==> flow/design.v <==
`timescale 1ns/1ps
package nn_pkg;
 localparam int K_SIZE = 3;
 localparam int PROD_W = 17;
 localparam int ACC_CONV_W = PROD_W + $clog2(K_SIZE*K_SIZE);
 localparam int RES_W = ACC_CONV_W + 1;
 localparam int W_W = 8;
 localparam int ACC_FC_W = 40;
 localparam int SHIFT_NORM = 6;
endpackage
`timescale 1ns/1ps
module window_gen_3x3_flat #(
 parameter int IMG_W = 8,
 parameter int IMG_H = 8
)(
 input logic clk,
 input logic rst,
 input logic in_valid,
 input logic signed [8:0] in_pixel,
 output logic win_valid,
 output logic [80:0] win_flat,  
 output logic [$clog2(IMG_W)-1:0] out_x,
 output logic [$clog2(IMG_H)-1:0] out_y
);
 logic signed [8:0] line1 [0:IMG_W-1];
 logic signed [8:0] line2 [0:IMG_W-1];
 logic signed [8:0] s0[0:2], s1[0:2], s2[0:2];
 int unsigned x, y;
 integer k;
 task automatic put9(input int idx, input logic signed [8:0] val);
 begin
 win_flat[idx*9 +: 9] <= val;
 end
 endtask
 always_ff @(posedge clk) begin
 if (rst) begin
 x <= 0; y <= 0;
 win_valid <= 0;
 out_x <= '0; out_y <= '0;
 win_flat <= '0;
 for (k = 0; k < IMG_W; k = k + 1) begin
 line1[k] <= '0;
 line2[k] <= '0;
 end
 for (k = 0; k < 3; k = k + 1) begin
 s0[k] <= '0; s1[k] <= '0; s2[k] <= '0;
 end
 end else begin
 win_valid <= 0;
 if (in_valid) begin
 s0[0] <= s0[1]; s0[1] <= s0[2]; s0[2] <= line2[x];
 s1[0] <= s1[1]; s1[1] <= s1[2]; s1[2] <= line1[x];
 s2[0] <= s2[1]; s2[1] <= s2[2]; s2[2] <= in_pixel;
 line2[x] <= line1[x];
 line1[x] <= in_pixel;
 if (y >= 2 && x >= 2) begin
 put9(0, s0[1]); put9(1, s0[2]); put9(2, line2[x]);
 put9(3, s1[1]); put9(4, s1[2]); put9(5, line1[x]);
 put9(6, s2[1]); put9(7, s2[2]); put9(8, in_pixel);
 win_valid <= 1;
 out_x <= x - 2;
 out_y <= y - 2;
 end
 if (x == IMG_W-1) begin
 x <= 0;
 if (y != IMG_H-1) y <= y + 1;
 else y <= 0;
 end else begin
 x <= x + 1;
 end
 end
 end
 end
endmodule
`timescale 1ns/1ps
import nn_pkg::*;
module nn_block_flat #(
 parameter int SHIFT_NORM = nn_pkg::SHIFT_NORM
)(
 input logic clk,
 input logic rst,
 input logic [80:0] win_flat,
 input logic signed [7:0] k00, k01, k02,
 input logic signed [7:0] k10, k11, k12,
 input logic signed [7:0] k20, k21, k22,
 input logic signed [7:0] bias,
 input logic signed [7:0] scale,
 input logic signed [7:0] offset,
 input logic signed [W_W-1:0] w0,
 input logic signed [W_W-1:0] w1,
 input logic signed [W_W-1:0] w2,
 output logic signed [RES_W-1:0] conv_result,
 output logic signed [RES_W-1:0] norm_result,
 output logic signed [ACC_FC_W-1:0] acc0,
 output logic signed [ACC_FC_W-1:0] acc1,
 output logic signed [ACC_FC_W-1:0] acc2
);
 function automatic logic signed [8:0] pix(input int idx);
 begin
 pix = $signed(win_flat[idx*9 +: 9]);
 end
 endfunction
 integer signed sum_temp;
 integer signed sum_next;
 always_comb begin
 sum_temp =
 pix(0)*k00 + pix(1)*k01 + pix(2)*k02 +
 pix(3)*k10 + pix(4)*k11 + pix(5)*k12 +
 pix(6)*k20 + pix(7)*k21 + pix(8)*k22;
 sum_next = (sum_temp <<< 1) + $signed(bias);
 end
 logic signed [RES_W-1:0] conv_reg;
 always_ff @(posedge clk) begin
 if (rst) conv_reg <= '0;
 else conv_reg <= sum_next[RES_W-1:0];
 end
 always_ff @(posedge clk) begin
 if (rst) conv_result <= '0;
 else conv_result <= conv_reg;
 end
 localparam int PROD_W = RES_W + 8;
 logic signed [PROD_W-1:0] prod;
 integer signed prod_shifted;
 integer signed sum_off;
 integer signed norm_next;
 always_comb begin
 prod = $signed(conv_reg) * $signed(scale);
 if (SHIFT_NORM > 0) prod_shifted = $signed(prod) >>> SHIFT_NORM;
 else if (SHIFT_NORM < 0) prod_shifted = $signed(prod) <<< (-SHIFT_NORM);
 else prod_shifted = $signed(prod);
 sum_off = prod_shifted + $signed(offset);
 norm_next = (sum_off < 0) ? 0 : sum_off;
 end
 always_ff @(posedge clk) begin
 if (rst) norm_result <= '0;
 else norm_result <= norm_next[RES_W-1:0];
 end
 always_comb begin
 acc0 = $signed(norm_result) * $signed(w0);
 acc1 = $signed(norm_result) * $signed(w1);
 acc2 = $signed(norm_result) * $signed(w2);
 end
endmodule
`timescale 1ns/1ps
import nn_pkg::*;
module nn_image_top #(
 parameter int IMG_W = 8,
 parameter int IMG_H = 8
)(
 input logic clk,
 input logic rst,
 input logic in_valid,
 input logic signed [8:0] in_pixel,
 input logic signed [7:0] k00, k01, k02,
 input logic signed [7:0] k10, k11, k12,
 input logic signed [7:0] k20, k21, k22,
 input logic signed [7:0] bias,
 input logic signed [7:0] scale,
 input logic signed [7:0] offset,
 input logic signed [W_W-1:0] w0,
 input logic signed [W_W-1:0] w1,
 input logic signed [W_W-1:0] w2,
 output logic out_valid,
 output logic signed [RES_W-1:0] conv_result,
 output logic signed [RES_W-1:0] norm_result,
 output logic signed [ACC_FC_W-1:0] acc0,
 output logic signed [ACC_FC_W-1:0] acc1,
 output logic signed [ACC_FC_W-1:0] acc2,
 output logic [$clog2(IMG_W)-1:0] out_x,
 output logic [$clog2(IMG_H)-1:0] out_y
);
 logic win_valid;
 logic [80:0] win_flat;  
 logic [$clog2(IMG_W)-1:0] win_x;
 logic [$clog2(IMG_H)-1:0] win_y;
 window_gen_3x3_flat #(
 .IMG_W(IMG_W),
 .IMG_H(IMG_H)
 ) u_win (
 .clk (clk),
 .rst (rst),
 .in_valid (in_valid),
 .in_pixel (in_pixel),
 .win_valid(win_valid),
 .win_flat (win_flat),
 .out_x (win_x),
 .out_y (win_y)
 );
 nn_block_flat #(
 .SHIFT_NORM(SHIFT_NORM)
 ) u_core (
 .clk (clk),
 .rst (rst),
 .win_flat (win_flat),
 .k00(k00), .k01(k01), .k02(k02),
 .k10(k10), .k11(k11), .k12(k12),
 .k20(k20), .k21(k21), .k22(k22),
 .bias (bias),
 .scale (scale),
 .offset (offset),
 .w0(w0),
 .w1(w1),
 .w2(w2),
 .conv_result(conv_result),
 .norm_result(norm_result),
 .acc0(acc0),
 .acc1(acc1),
 .acc2(acc2)
 );
 logic [1:0] vpipe;
 logic [$clog2(IMG_W)-1:0] x_pipe0, x_pipe1;
 logic [$clog2(IMG_H)-1:0] y_pipe0, y_pipe1;
 always_ff @(posedge clk) begin
 if (rst) begin
 vpipe <= 2'b00;
 x_pipe0 <= '0; x_pipe1 <= '0;
 y_pipe0 <= '0; y_pipe1 <= '0;
 end else begin
 vpipe <= {vpipe[0], win_valid};
 if (win_valid) begin
 x_pipe0 <= win_x;
 y_pipe0 <= win_y;
 end
 x_pipe1 <= x_pipe0;
 y_pipe1 <= y_pipe0;
 end
 end
 assign out_valid = vpipe[1];
 assign out_x = x_pipe1;
 assign out_y = y_pipe1;
endmodule
Appendix: tool output

### Step by step through the tools: nn_image_top

Module nn_image_top before and after one edit of its RTL, step after step.
Lines under "unedited" count in the file above, lines under "edited" in the edited file.
"difference" is "edited" less "unedited", of the values as shown; "rel. change" is that difference over "unedited", in percent.
Operators: Yosys type, input widths -> output width; for muxes data width and select width s.
A cell with - has no value.

| inputs | value |
|---|---|
| top module | nn_image_top |
| clock port | clk |
| cell library | sky130hd |
| library corner | tt_025C_1v80 |

### The edit

Unified diff, file above to edited file.
This change comes from a script, not from a designer. The edited design behaves differently; no optimisation was intended.

```diff
@@ -83,5 +83,5 @@
  input logic signed [7:0] k00, k01, k02,
  input logic signed [7:0] k10, k11, k12,
- input logic signed [7:0] k20, k21, k22,
+ input logic signed [6:0] k20, k21, k22,
  input logic signed [7:0] bias,
  input logic signed [7:0] scale,
```

### After elaboration

Source: Yosys, flattened and elaborated. Widths are those after wreduce. Print and check cells do not count.
Yosys's memory passes give these memory sizes; they may raise the number of words (mostly to a power of two), join words into wider ones and drop unused or constant bits.

Bit counts:

| what | unedited | edited | difference | rel. change (%) |
|---|---|---|---|---|
| elaborated cells | 84 | 84 | 0 | 0.00 |
| flip-flop bits (word level) | 286 | 286 | 0 | 0.00 |
| output and inout bits | 171 | 171 | 0 | 0.00 |
| memories kept | 2 | 2 | 0 | 0.00 |
| bits of input ports | 132 | 132 | 0 | 0.00 |
| memory bits (writable) | 144 | 144 | 0 | 0.00 |

Operators by class:

| what | unedited | edited | difference | rel. change (%) |
|---|---|---|---|---|
| multipliers | 13 | 13 | 0 | 0.00 |
| add/subtract/negate cells | 14 | 14 | 0 | 0.00 |
| eq/ne operators | 2 | 2 | 0 | 0.00 |
| reductions and logical operators | 5 | 5 | 0 | 0.00 |
| magnitude comparators | 3 | 3 | 0 | 0.00 |
| multiplexer cells | 16 | 16 | 0 | 0.00 |
| bitwise logic cells | 1 | 1 | 0 | 0.00 |

Operators with widths:

| cell | unedited | edited | difference | rel. change (%) |
|---|---|---|---|---|
| $mul 9x8->17 | 9 | 6 | -3 | -33.33 |
| $mul 9x7->16 | 0 | 3 | +3 | - |
| $add 21x21->21 | 8 | 8 | 0 | 0.00 |
| $mux 3 | 6 | 6 | 0 | 0.00 |
| $mul 22x8->30 | 4 | 4 | 0 | 0.00 |
| $mux 1 | 4 | 4 | 0 | 0.00 |
| $mux 9 | 4 | 4 | 0 | 0.00 |
| $add 32x1->32 const B | 2 | 2 | 0 | 0.00 |
| $ge 32x2->1 const B | 2 | 2 | 0 | 0.00 |
| $mux 32 | 2 | 2 | 0 | 0.00 |
| $reduce_and 2->1 | 2 | 2 | 0 | 0.00 |
| $reduce_or 2->1 | 2 | 2 | 0 | 0.00 |
| $sub 3x2->3 const B | 2 | 2 | 0 | 0.00 |
| $add 22x8->22 | 1 | 1 | 0 | 0.00 |
| $add 24x8->25 | 1 | 1 | 0 | 0.00 |
| $eq 32x3->1 const B | 1 | 1 | 0 | 0.00 |
| $logic_and 1x1->1 | 1 | 1 | 0 | 0.00 |
| $lt 32x1->1 const B | 1 | 1 | 0 | 0.00 |
| $ne 32x3->1 const B | 1 | 1 | 0 | 0.00 |
| $not 1->1 | 1 | 1 | 0 | 0.00 |

### Longest topological paths

Yosys ltp: most cells in a row. Word level: on the elaborated netlist, between registers, memories and ports. Mapped: between sequential cells and ports; inverters and the memories' decode and read muxes count.

Logic depth:

| what | unedited | edited | difference | rel. change (%) |
|---|---|---|---|---|
| word-level depth | 10 | 10 | 0 | 0.00 |
| ABC_AREA | 0 | 0 | - | - |
| depth in mapped cells | 40 | 42 | +2 | +5.00 |
| mapped depth without buffers | 40 | 41 | +1 | +2.50 |

### Netlist

The flow's flattened synthesis, as Yosys stat reports it; memories are mapped. The netlist is that of the ABC_AREA named above (0 if unset); the other value can give another one.

Mapped netlist:

| what | unedited | edited | difference | rel. change (%) |
|---|---|---|---|---|
| synthesis area (µm²) | 69781.9 | 68803.5 | -978.4 | -1.40 |
| mapped cells | 7516 | 7448 | -68 | -0.90 |
| buffer cells | 278 | 257 | -21 | -7.55 |
| area of sequential cells (µm²) | 10109.7 | 10109.7 | 0.0 | 0.00 |
| mapped flip-flops | 433 | 433 | 0 | 0.00 |

Cell types:

| type | unedited | edited | difference | rel. change (%) |
|---|---|---|---|---|
| sky130_fd_sc_hd__fa_1 | 1227 | 1190 | -37 | -3.02 |
| sky130_fd_sc_hd__nor3_1 | 50 | 80 | +30 | +60.00 |
| sky130_fd_sc_hd__inv_1 | 1565 | 1542 | -23 | -1.47 |
| sky130_fd_sc_hd__or2_2 | 7 | 30 | +23 | +328.57 |
| sky130_fd_sc_hd__nor2_1 | 437 | 418 | -19 | -4.35 |
| sky130_fd_sc_hd__xor2_1 | 127 | 109 | -18 | -14.17 |
| sky130_fd_sc_hd__o31a_1 | 21 | 3 | -18 | -85.71 |
| sky130_fd_sc_hd__o21bai_1 | 33 | 16 | -17 | -51.52 |
| sky130_fd_sc_hd__o41ai_1 | 20 | 5 | -15 | -75.00 |
| sky130_fd_sc_hd__o311a_1 | 0 | 15 | +15 | - |
| sky130_fd_sc_hd__nand2b_1 | 143 | 132 | -11 | -7.69 |
| sky130_fd_sc_hd__a211oi_1 | 45 | 56 | +11 | +24.44 |
| sky130_fd_sc_hd__a211oi_2 | 11 | 0 | -11 | -100.00 |
| sky130_fd_sc_hd__nand3_1 | 36 | 46 | +10 | +27.78 |
| sky130_fd_sc_hd__buf_2 | 17 | 7 | -10 | -58.82 |
| sky130_fd_sc_hd__nor2b_1 | 70 | 79 | +9 | +12.86 |
| sky130_fd_sc_hd__or3_1 | 15 | 24 | +9 | +60.00 |
| sky130_fd_sc_hd__a21oi_1 | 218 | 210 | -8 | -3.67 |

The list need not be complete.
By module: a second synthesis without flattening, with its own total; a netlist apart from the flattened one above.

Second synthesis, totals:

| what | unedited | edited | difference | rel. change (%) |
|---|---|---|---|---|
| cells (unflattened synthesis) | 7351 | 7235 | -116 | -1.58 |
| area total of the unflattened synthesis (µm²) | 70710.3 | 69532.9 | -1177.4 | -1.67 |

Rows give one instance, submodules left out.

Modules, unedited:

| module | seq. area (µm²) | times used | cells | area (µm²) |
|---|---|---|---|---|
| nn_block_flat #(SHIFT_NORM=6) | 1321.3 | 1 | 5946 | 55147.9 |
| window_gen_3x3_flat | 8508.2 | 1 | 1369 | 15128.3 |
| nn_image_top | 280.3 | 1 | 36 | 434.2 |

Modules, edited:

| module | seq. area (µm²) | times used | cells | area (µm²) |
|---|---|---|---|---|
| nn_block_flat #(SHIFT_NORM=6) | 1321.3 | 1 | 5830 | 53970.5 |
| window_gen_3x3_flat | 8508.2 | 1 | 1369 | 15128.3 |
| nn_image_top | 280.3 | 1 | 36 | 434.2 |

### Path before layout

Source: OpenSTA report_checks on the synthesized netlist (no wires, ideal clock, input and output delay 20% of the period each), path of least setup slack; recovery checks are left aside. Register names are those of the netlist, which keeps one name where synthesis merged equal registers.

Timing post-synthesis:

| what | unedited | edited | difference | rel. change (%) |
|---|---|---|---|---|
| path kind | input port to flip-flop | input port to flip-flop | - | - |
| start point | in k22[5] | in k22[4] | - | - |
| end point | reg u_core.conv_reg[21] | reg u_core.conv_reg[19] | - | - |
| setup time (ns) | 0.128 | 0.128 | 0.000 | - |
| data arrival time (ns) | 10.513 | 11.230 | +0.717 | +6.82 |
| buffers on the path | 1 | 1 | 0 | 0.00 |
| launch time at the first pin (ns) | 2.400 | 2.400 | 0.000 | 0.00 |
| delay of the path (ns) | 8.241 | 8.958 | +0.717 | +8.70 |
| required time (ns) | 11.872 | 11.872 | 0.000 | 0.00 |
| period (ns) | 12.0 | 12.0 | 0.0 | 0.00 |
| input delay (ns) | 2.400 | 2.400 | 0.000 | 0.00 |
| stages | 36 | 39 | +3 | +8.33 |
| path slack (ns) | 1.359 | 0.642 | -0.717 | - |
| synthesis period reached (ns) | 10.641 | 11.358 | +0.717 | +6.74 |

"delay of the path" is the arrival time less input delay plus setup time.
"stages": output pins that drive a net of the path, with the launching flip-flop's if there is one; two outputs of one cell count as two.
"synthesis period reached" is the clock period less the worst setup slack; recovery checks do not enter. This is arithmetic on one report: input and output delays are still those of the set period (20% each).
Between the ends stands the longest chain of elaborated cells between them, by number of cells; it is not shown to be the way that was timed. Of several equally long chains one is given.
Each line given opens the expression or statement behind the cell; cells for indexed reads and writes are added by Yosys, which also makes memories of some case tables.

| on the way, post-synthesis, unedited | value |
|---|---|
| cell sequence | sky130_fd_sc_hd__clkbuf_1 > sky130_fd_sc_hd__nand2_1 > sky130_fd_sc_hd__fa_1 > sky130_fd_sc_hd__fa_1 > sky130_fd_sc_hd__inv_1 > sky130_fd_sc_hd__fa_1 > sky130_fd_sc_hd__inv_1 > sky130_fd_sc_hd__fa_1 > sky130_fd_sc_hd__inv_1 > sky130_fd_sc_hd__ha_1 > sky130_fd_sc_hd__o21ai_0 > sky130_fd_sc_hd__a21boi_0 > sky130_fd_sc_hd__o21ai_0 > sky130_fd_sc_hd__a21boi_0 > sky130_fd_sc_hd__nor2_1 > sky130_fd_sc_hd__fa_1 > sky130_fd_sc_hd__fa_1 > sky130_fd_sc_hd__fa_1 > sky130_fd_sc_hd__inv_1 > sky130_fd_sc_hd__fa_1 > sky130_fd_sc_hd__inv_1 > sky130_fd_sc_hd__ha_1 > sky130_fd_sc_hd__a21o_1 > sky130_fd_sc_hd__a21oi_1 > sky130_fd_sc_hd__o21ai_0 > sky130_fd_sc_hd__a21oi_1 > sky130_fd_sc_hd__xnor2_1 > sky130_fd_sc_hd__ha_1 > sky130_fd_sc_hd__and4_1 > sky130_fd_sc_hd__a211oi_1 > sky130_fd_sc_hd__o31ai_1 > sky130_fd_sc_hd__a31oi_1 > sky130_fd_sc_hd__o21ai_1 > sky130_fd_sc_hd__o31ai_1 > sky130_fd_sc_hd__xnor2_1 > sky130_fd_sc_hd__nor2_1 |
| cells in the longest elaborated chain | 3 |
| elaborated cells between the ends (all ways) | 3 |
| source lines of those cells | 3 |
| classes of those cells | add/sub (2); mul (1) |

Ends and longest elaborated chain, post-synthesis, unedited:

| what | RTL line | RTL |
|---|---|---|
| start, declared | 156 | `input logic signed [7:0] k20, k21, k22,` |
| $mul 9x8->17 | 109 | `pix(6)*k20 + pix(7)*k21 + pix(8)*k22;` |
| $add 21x21->21 | 107 | `pix(0)*k00 + pix(1)*k01 + pix(2)*k02 +` |
| $add 22x8->22 | 110 | `sum_next = (sum_temp <<< 1) + $signed(bias);` |
| end, assigned | 114 | `if (rst) conv_reg <= '0;` |
| end, assigned | 115 | `else conv_reg <= sum_next[RES_W-1:0];` |
| end, declared | 112 | `logic signed [RES_W-1:0] conv_reg;` |

| on the way, post-synthesis, edited | value |
|---|---|
| cell sequence | sky130_fd_sc_hd__clkbuf_1 > sky130_fd_sc_hd__and2_1 > sky130_fd_sc_hd__fa_1 > sky130_fd_sc_hd__inv_1 > sky130_fd_sc_hd__fa_1 > sky130_fd_sc_hd__inv_1 > sky130_fd_sc_hd__fa_1 > sky130_fd_sc_hd__inv_1 > sky130_fd_sc_hd__fa_1 > sky130_fd_sc_hd__inv_1 > sky130_fd_sc_hd__ha_1 > sky130_fd_sc_hd__nor2b_1 > sky130_fd_sc_hd__o21a_1 > sky130_fd_sc_hd__o311a_1 > sky130_fd_sc_hd__o21a_1 > sky130_fd_sc_hd__or2_2 > sky130_fd_sc_hd__fa_1 > sky130_fd_sc_hd__fa_1 > [... 3 more ...] > sky130_fd_sc_hd__fa_1 > sky130_fd_sc_hd__inv_1 > sky130_fd_sc_hd__ha_1 > sky130_fd_sc_hd__and3_1 > sky130_fd_sc_hd__a21oi_1 > sky130_fd_sc_hd__o21ai_0 > sky130_fd_sc_hd__nor2_1 > sky130_fd_sc_hd__xnor2_1 > sky130_fd_sc_hd__ha_1 > sky130_fd_sc_hd__a21o_1 > sky130_fd_sc_hd__a21oi_1 > sky130_fd_sc_hd__nor2b_1 > sky130_fd_sc_hd__or2_2 > sky130_fd_sc_hd__or4_1 > sky130_fd_sc_hd__a31oi_1 > sky130_fd_sc_hd__nor2b_1 > sky130_fd_sc_hd__xor2_1 > sky130_fd_sc_hd__nor2_1 |
| cells in the longest elaborated chain | 3 |
| elaborated cells between the ends (all ways) | 3 |
| source lines of those cells | 3 |
| classes of those cells | add/sub (2); mul (1) |

Ends and longest elaborated chain, post-synthesis, edited:

| what | RTL line | RTL |
|---|---|---|
| start, declared | 156 | `input logic signed [7:0] k20, k21, k22,` |
| $mul 9x7->16 | 109 | `pix(6)*k20 + pix(7)*k21 + pix(8)*k22;` |
| $add 21x21->21 | 107 | `pix(0)*k00 + pix(1)*k01 + pix(2)*k02 +` |
| $add 22x8->22 | 110 | `sum_next = (sum_temp <<< 1) + $signed(bias);` |
| end, assigned | 114 | `if (rst) conv_reg <= '0;` |
| end, assigned | 115 | `else conv_reg <= sum_next[RES_W-1:0];` |
| end, declared | 112 | `logic signed [RES_W-1:0] conv_reg;` |

### Worst path after layout

From the final timing report of each run of set A: the path of least setup slack in the routed layout; clock arrival at registers is part of the times.

Timing after layout:

| what | unedited | edited | difference | rel. change (%) |
|---|---|---|---|---|
| path kind | input port to output port | input port to flip-flop | - | - |
| start point | in w0[4] | in k12[1] | - | - |
| end point | out acc0[37] | reg u_core.conv_reg[19] | - | - |
| external output delay (ns) | 2.40 | - | - | - |
| data arrival time (ns) | 9.00 | 12.21 | +3.21 | +35.67 |
| stages | 20 | 39 | +19 | +95.00 |
| required time (ns) | 9.60 | 12.48 | +2.88 | +30.00 |
| launch time at the first pin (ns) | 2.40 | 2.40 | 0.00 | 0.00 |
| input delay (ns) | 2.40 | 2.40 | 0.00 | 0.00 |
| setup time (ns) | - | 0.14 | - | - |
| buffers on the path | 3 | 3 | 0 | 0.00 |
| path slack (ns) | 0.60 | 0.27 | -0.33 | - |
| period (ns) | 12.0 | 12.0 | 0.0 | 0.00 |

Between the ends stands the longest chain of elaborated cells between them, by number of cells; it is not shown to be the way that was timed. Of several equally long chains one is given.

| on the way, after layout, unedited | value |
|---|---|
| cell sequence | sky130_fd_sc_hd__clkdlybuf4s50_1 > sky130_fd_sc_hd__and2_1 > sky130_fd_sc_hd__fa_1 > sky130_fd_sc_hd__inv_1 > sky130_fd_sc_hd__fa_1 > sky130_fd_sc_hd__fa_1 > sky130_fd_sc_hd__inv_1 > sky130_fd_sc_hd__fa_1 > sky130_fd_sc_hd__ha_1 > sky130_fd_sc_hd__o21a_1 > sky130_fd_sc_hd__o21ai_0 > sky130_fd_sc_hd__or3_1 > sky130_fd_sc_hd__or4b_1 > sky130_fd_sc_hd__nand3_1 > sky130_fd_sc_hd__a311o_1 > sky130_fd_sc_hd__a221o_1 > sky130_fd_sc_hd__a21oi_1 > sky130_fd_sc_hd__xnor2_1 > sky130_fd_sc_hd__buf_4 > sky130_fd_sc_hd__clkdlybuf4s50_1 |
| cells in the longest elaborated chain | 1 |
| elaborated cells between the ends (all ways) | 1 |
| source lines of those cells | 1 |
| classes of those cells | mul (1) |

Ends and longest elaborated chain, after layout, unedited:

| what | RTL line | RTL |
|---|---|---|
| start, declared | 160 | `input logic signed [W_W-1:0] w0,` |
| $mul 22x8->30 | 139 | `acc0 = $signed(norm_result) * $signed(w0);` |
| end, declared | 166 | `output logic signed [ACC_FC_W-1:0] acc0,` |

| on the way, after layout, edited | value |
|---|---|
| cell sequence | sky130_fd_sc_hd__clkdlybuf4s50_1 > sky130_fd_sc_hd__buf_4 > sky130_fd_sc_hd__buf_12 > sky130_fd_sc_hd__and2_1 > sky130_fd_sc_hd__ha_1 > sky130_fd_sc_hd__fa_1 > sky130_fd_sc_hd__ha_1 > sky130_fd_sc_hd__inv_1 > sky130_fd_sc_hd__fa_1 > sky130_fd_sc_hd__inv_1 > sky130_fd_sc_hd__ha_1 > sky130_fd_sc_hd__fa_1 > sky130_fd_sc_hd__a21o_1 > sky130_fd_sc_hd__a21oi_1 > sky130_fd_sc_hd__nor2b_1 > sky130_fd_sc_hd__o21a_1 > sky130_fd_sc_hd__o311a_1 > sky130_fd_sc_hd__o21a_1 > [... 3 more ...] > sky130_fd_sc_hd__fa_1 > sky130_fd_sc_hd__fa_1 > sky130_fd_sc_hd__inv_1 > sky130_fd_sc_hd__fa_1 > sky130_fd_sc_hd__inv_1 > sky130_fd_sc_hd__ha_1 > sky130_fd_sc_hd__nor3_1 > sky130_fd_sc_hd__nor2_1 > sky130_fd_sc_hd__o21ai_0 > sky130_fd_sc_hd__xnor2_1 > sky130_fd_sc_hd__ha_1 > sky130_fd_sc_hd__nor2b_1 > sky130_fd_sc_hd__or2_2 > sky130_fd_sc_hd__or4_4 > sky130_fd_sc_hd__a31oi_4 > sky130_fd_sc_hd__nor2b_4 > sky130_fd_sc_hd__xor2_1 > sky130_fd_sc_hd__nor2_1 |
| cells in the longest elaborated chain | 6 |
| elaborated cells between the ends (all ways) | 6 |
| source lines of those cells | 3 |
| classes of those cells | add/sub (5); mul (1) |

Ends and longest elaborated chain, after layout, edited:

| what | RTL line | RTL |
|---|---|---|
| start, declared | 155 | `input logic signed [7:0] k10, k11, k12,` |
| $mul 9x8->17 | 108 | `pix(3)*k10 + pix(4)*k11 + pix(5)*k12 +` |
| $add 21x21->21 x4 | 107 | `pix(0)*k00 + pix(1)*k01 + pix(2)*k02 +` |
| $add 22x8->22 | 110 | `sum_next = (sum_temp <<< 1) + $signed(bias);` |
| end, assigned | 114 | `if (rst) conv_reg <= '0;` |
| end, assigned | 115 | `else conv_reg <= sum_next[RES_W-1:0];` |
| end, declared | 112 | `logic signed [RES_W-1:0] conv_reg;` |

### Flow runs

Both versions went through the flow (Yosys, OpenROAD) with the same settings in each pair. Constraints: input delay and output delay 20% of the set period each, output load 0.01 pF.

| settings, set A | value |
|---|---|
| CORE_UTILIZATION | 40 |
| period_ns | 12.0 |
| CAP_MARGIN | 20 |
| CORE_MARGIN | 2 |
| SLEW_MARGIN | 20 |

Measured results, set A:

| what | unedited | edited | difference | rel. change (%) |
|---|---|---|---|---|
| final worst hold slack (ns) | 0.439 | 0.449 | +0.010 | - |
| total die area (µm²) | 177810.0 | 175343.0 | -2467.0 | -1.39 |
| synthesis area (µm²) | 69781.9 | 68803.5 | -978.4 | -1.40 |
| total power after layout (µW) | 20751 | 24510 | +3759 | +18.11 |
| post-layout utilization | 0.442 | 0.457 | +0.015 | - |
| standard-cell area after layout (µm²) | 76822.4 | 78141.2 | +1318.8 | +1.72 |
| clock period reached (ns) | 11.400 | 11.734 | +0.334 | +2.93 |
| lowest setup slack (ns) | 0.600 | 0.266 | -0.334 | - |
| total negative slack (ns) | 0.000 | 0.000 | 0.000 | - |

| settings, set B | value |
|---|---|
| ABC_AREA | 0 |
| CELL_PAD_IN_SITES_GLOBAL_PLACEMENT | 2 |
| CORE_ASPECT_RATIO | 1.63 |
| CORE_MARGIN | 5 |
| CORE_UTILIZATION | 42 |
| CTS_CLUSTER_DIAMETER | 284 |
| GPL_ROUTABILITY_DRIVEN | 1 |
| GPL_TIMING_DRIVEN | 1 |
| MAX_ROUTING_LAYER | met5 |
| MIN_ROUTING_LAYER | met1 |
| PLACE_DENSITY | 0.57 |
| SETUP_SLACK_MARGIN | 1.46 |
| SLEW_MARGIN | 25 |
| period_ns | 6.57 |
| CAP_MARGIN | 20 |

Measured results, set B:

| what | unedited | edited | difference | rel. change (%) |
|---|---|---|---|---|
| final worst hold slack (ns) | 0.443 | 0.452 | +0.009 | - |
| total die area (µm²) | 174644.0 | 172256.0 | -2388.0 | -1.37 |
| synthesis area (µm²) | 69781.9 | 68803.5 | -978.4 | -1.40 |
| post-layout utilization | 0.559 | 0.557 | -0.002 | - |
| standard-cell area after layout (µm²) | 92582.5 | 90810.8 | -1771.7 | -1.91 |
| clock period reached (ns) | 9.120 | 9.673 | +0.553 | +6.06 |
| lowest setup slack (ns) | -2.550 | -3.103 | -0.553 | - |
| total negative slack (ns) | -98.654 | -107.578 | -8.924 | - |

"clock period reached" = clock period - worst setup slack. The figure is calculated, with input and output delays left at 20% of the set period.
"total power after layout" rests on the timing tool's default activity at the inputs, not on a simulated workload.
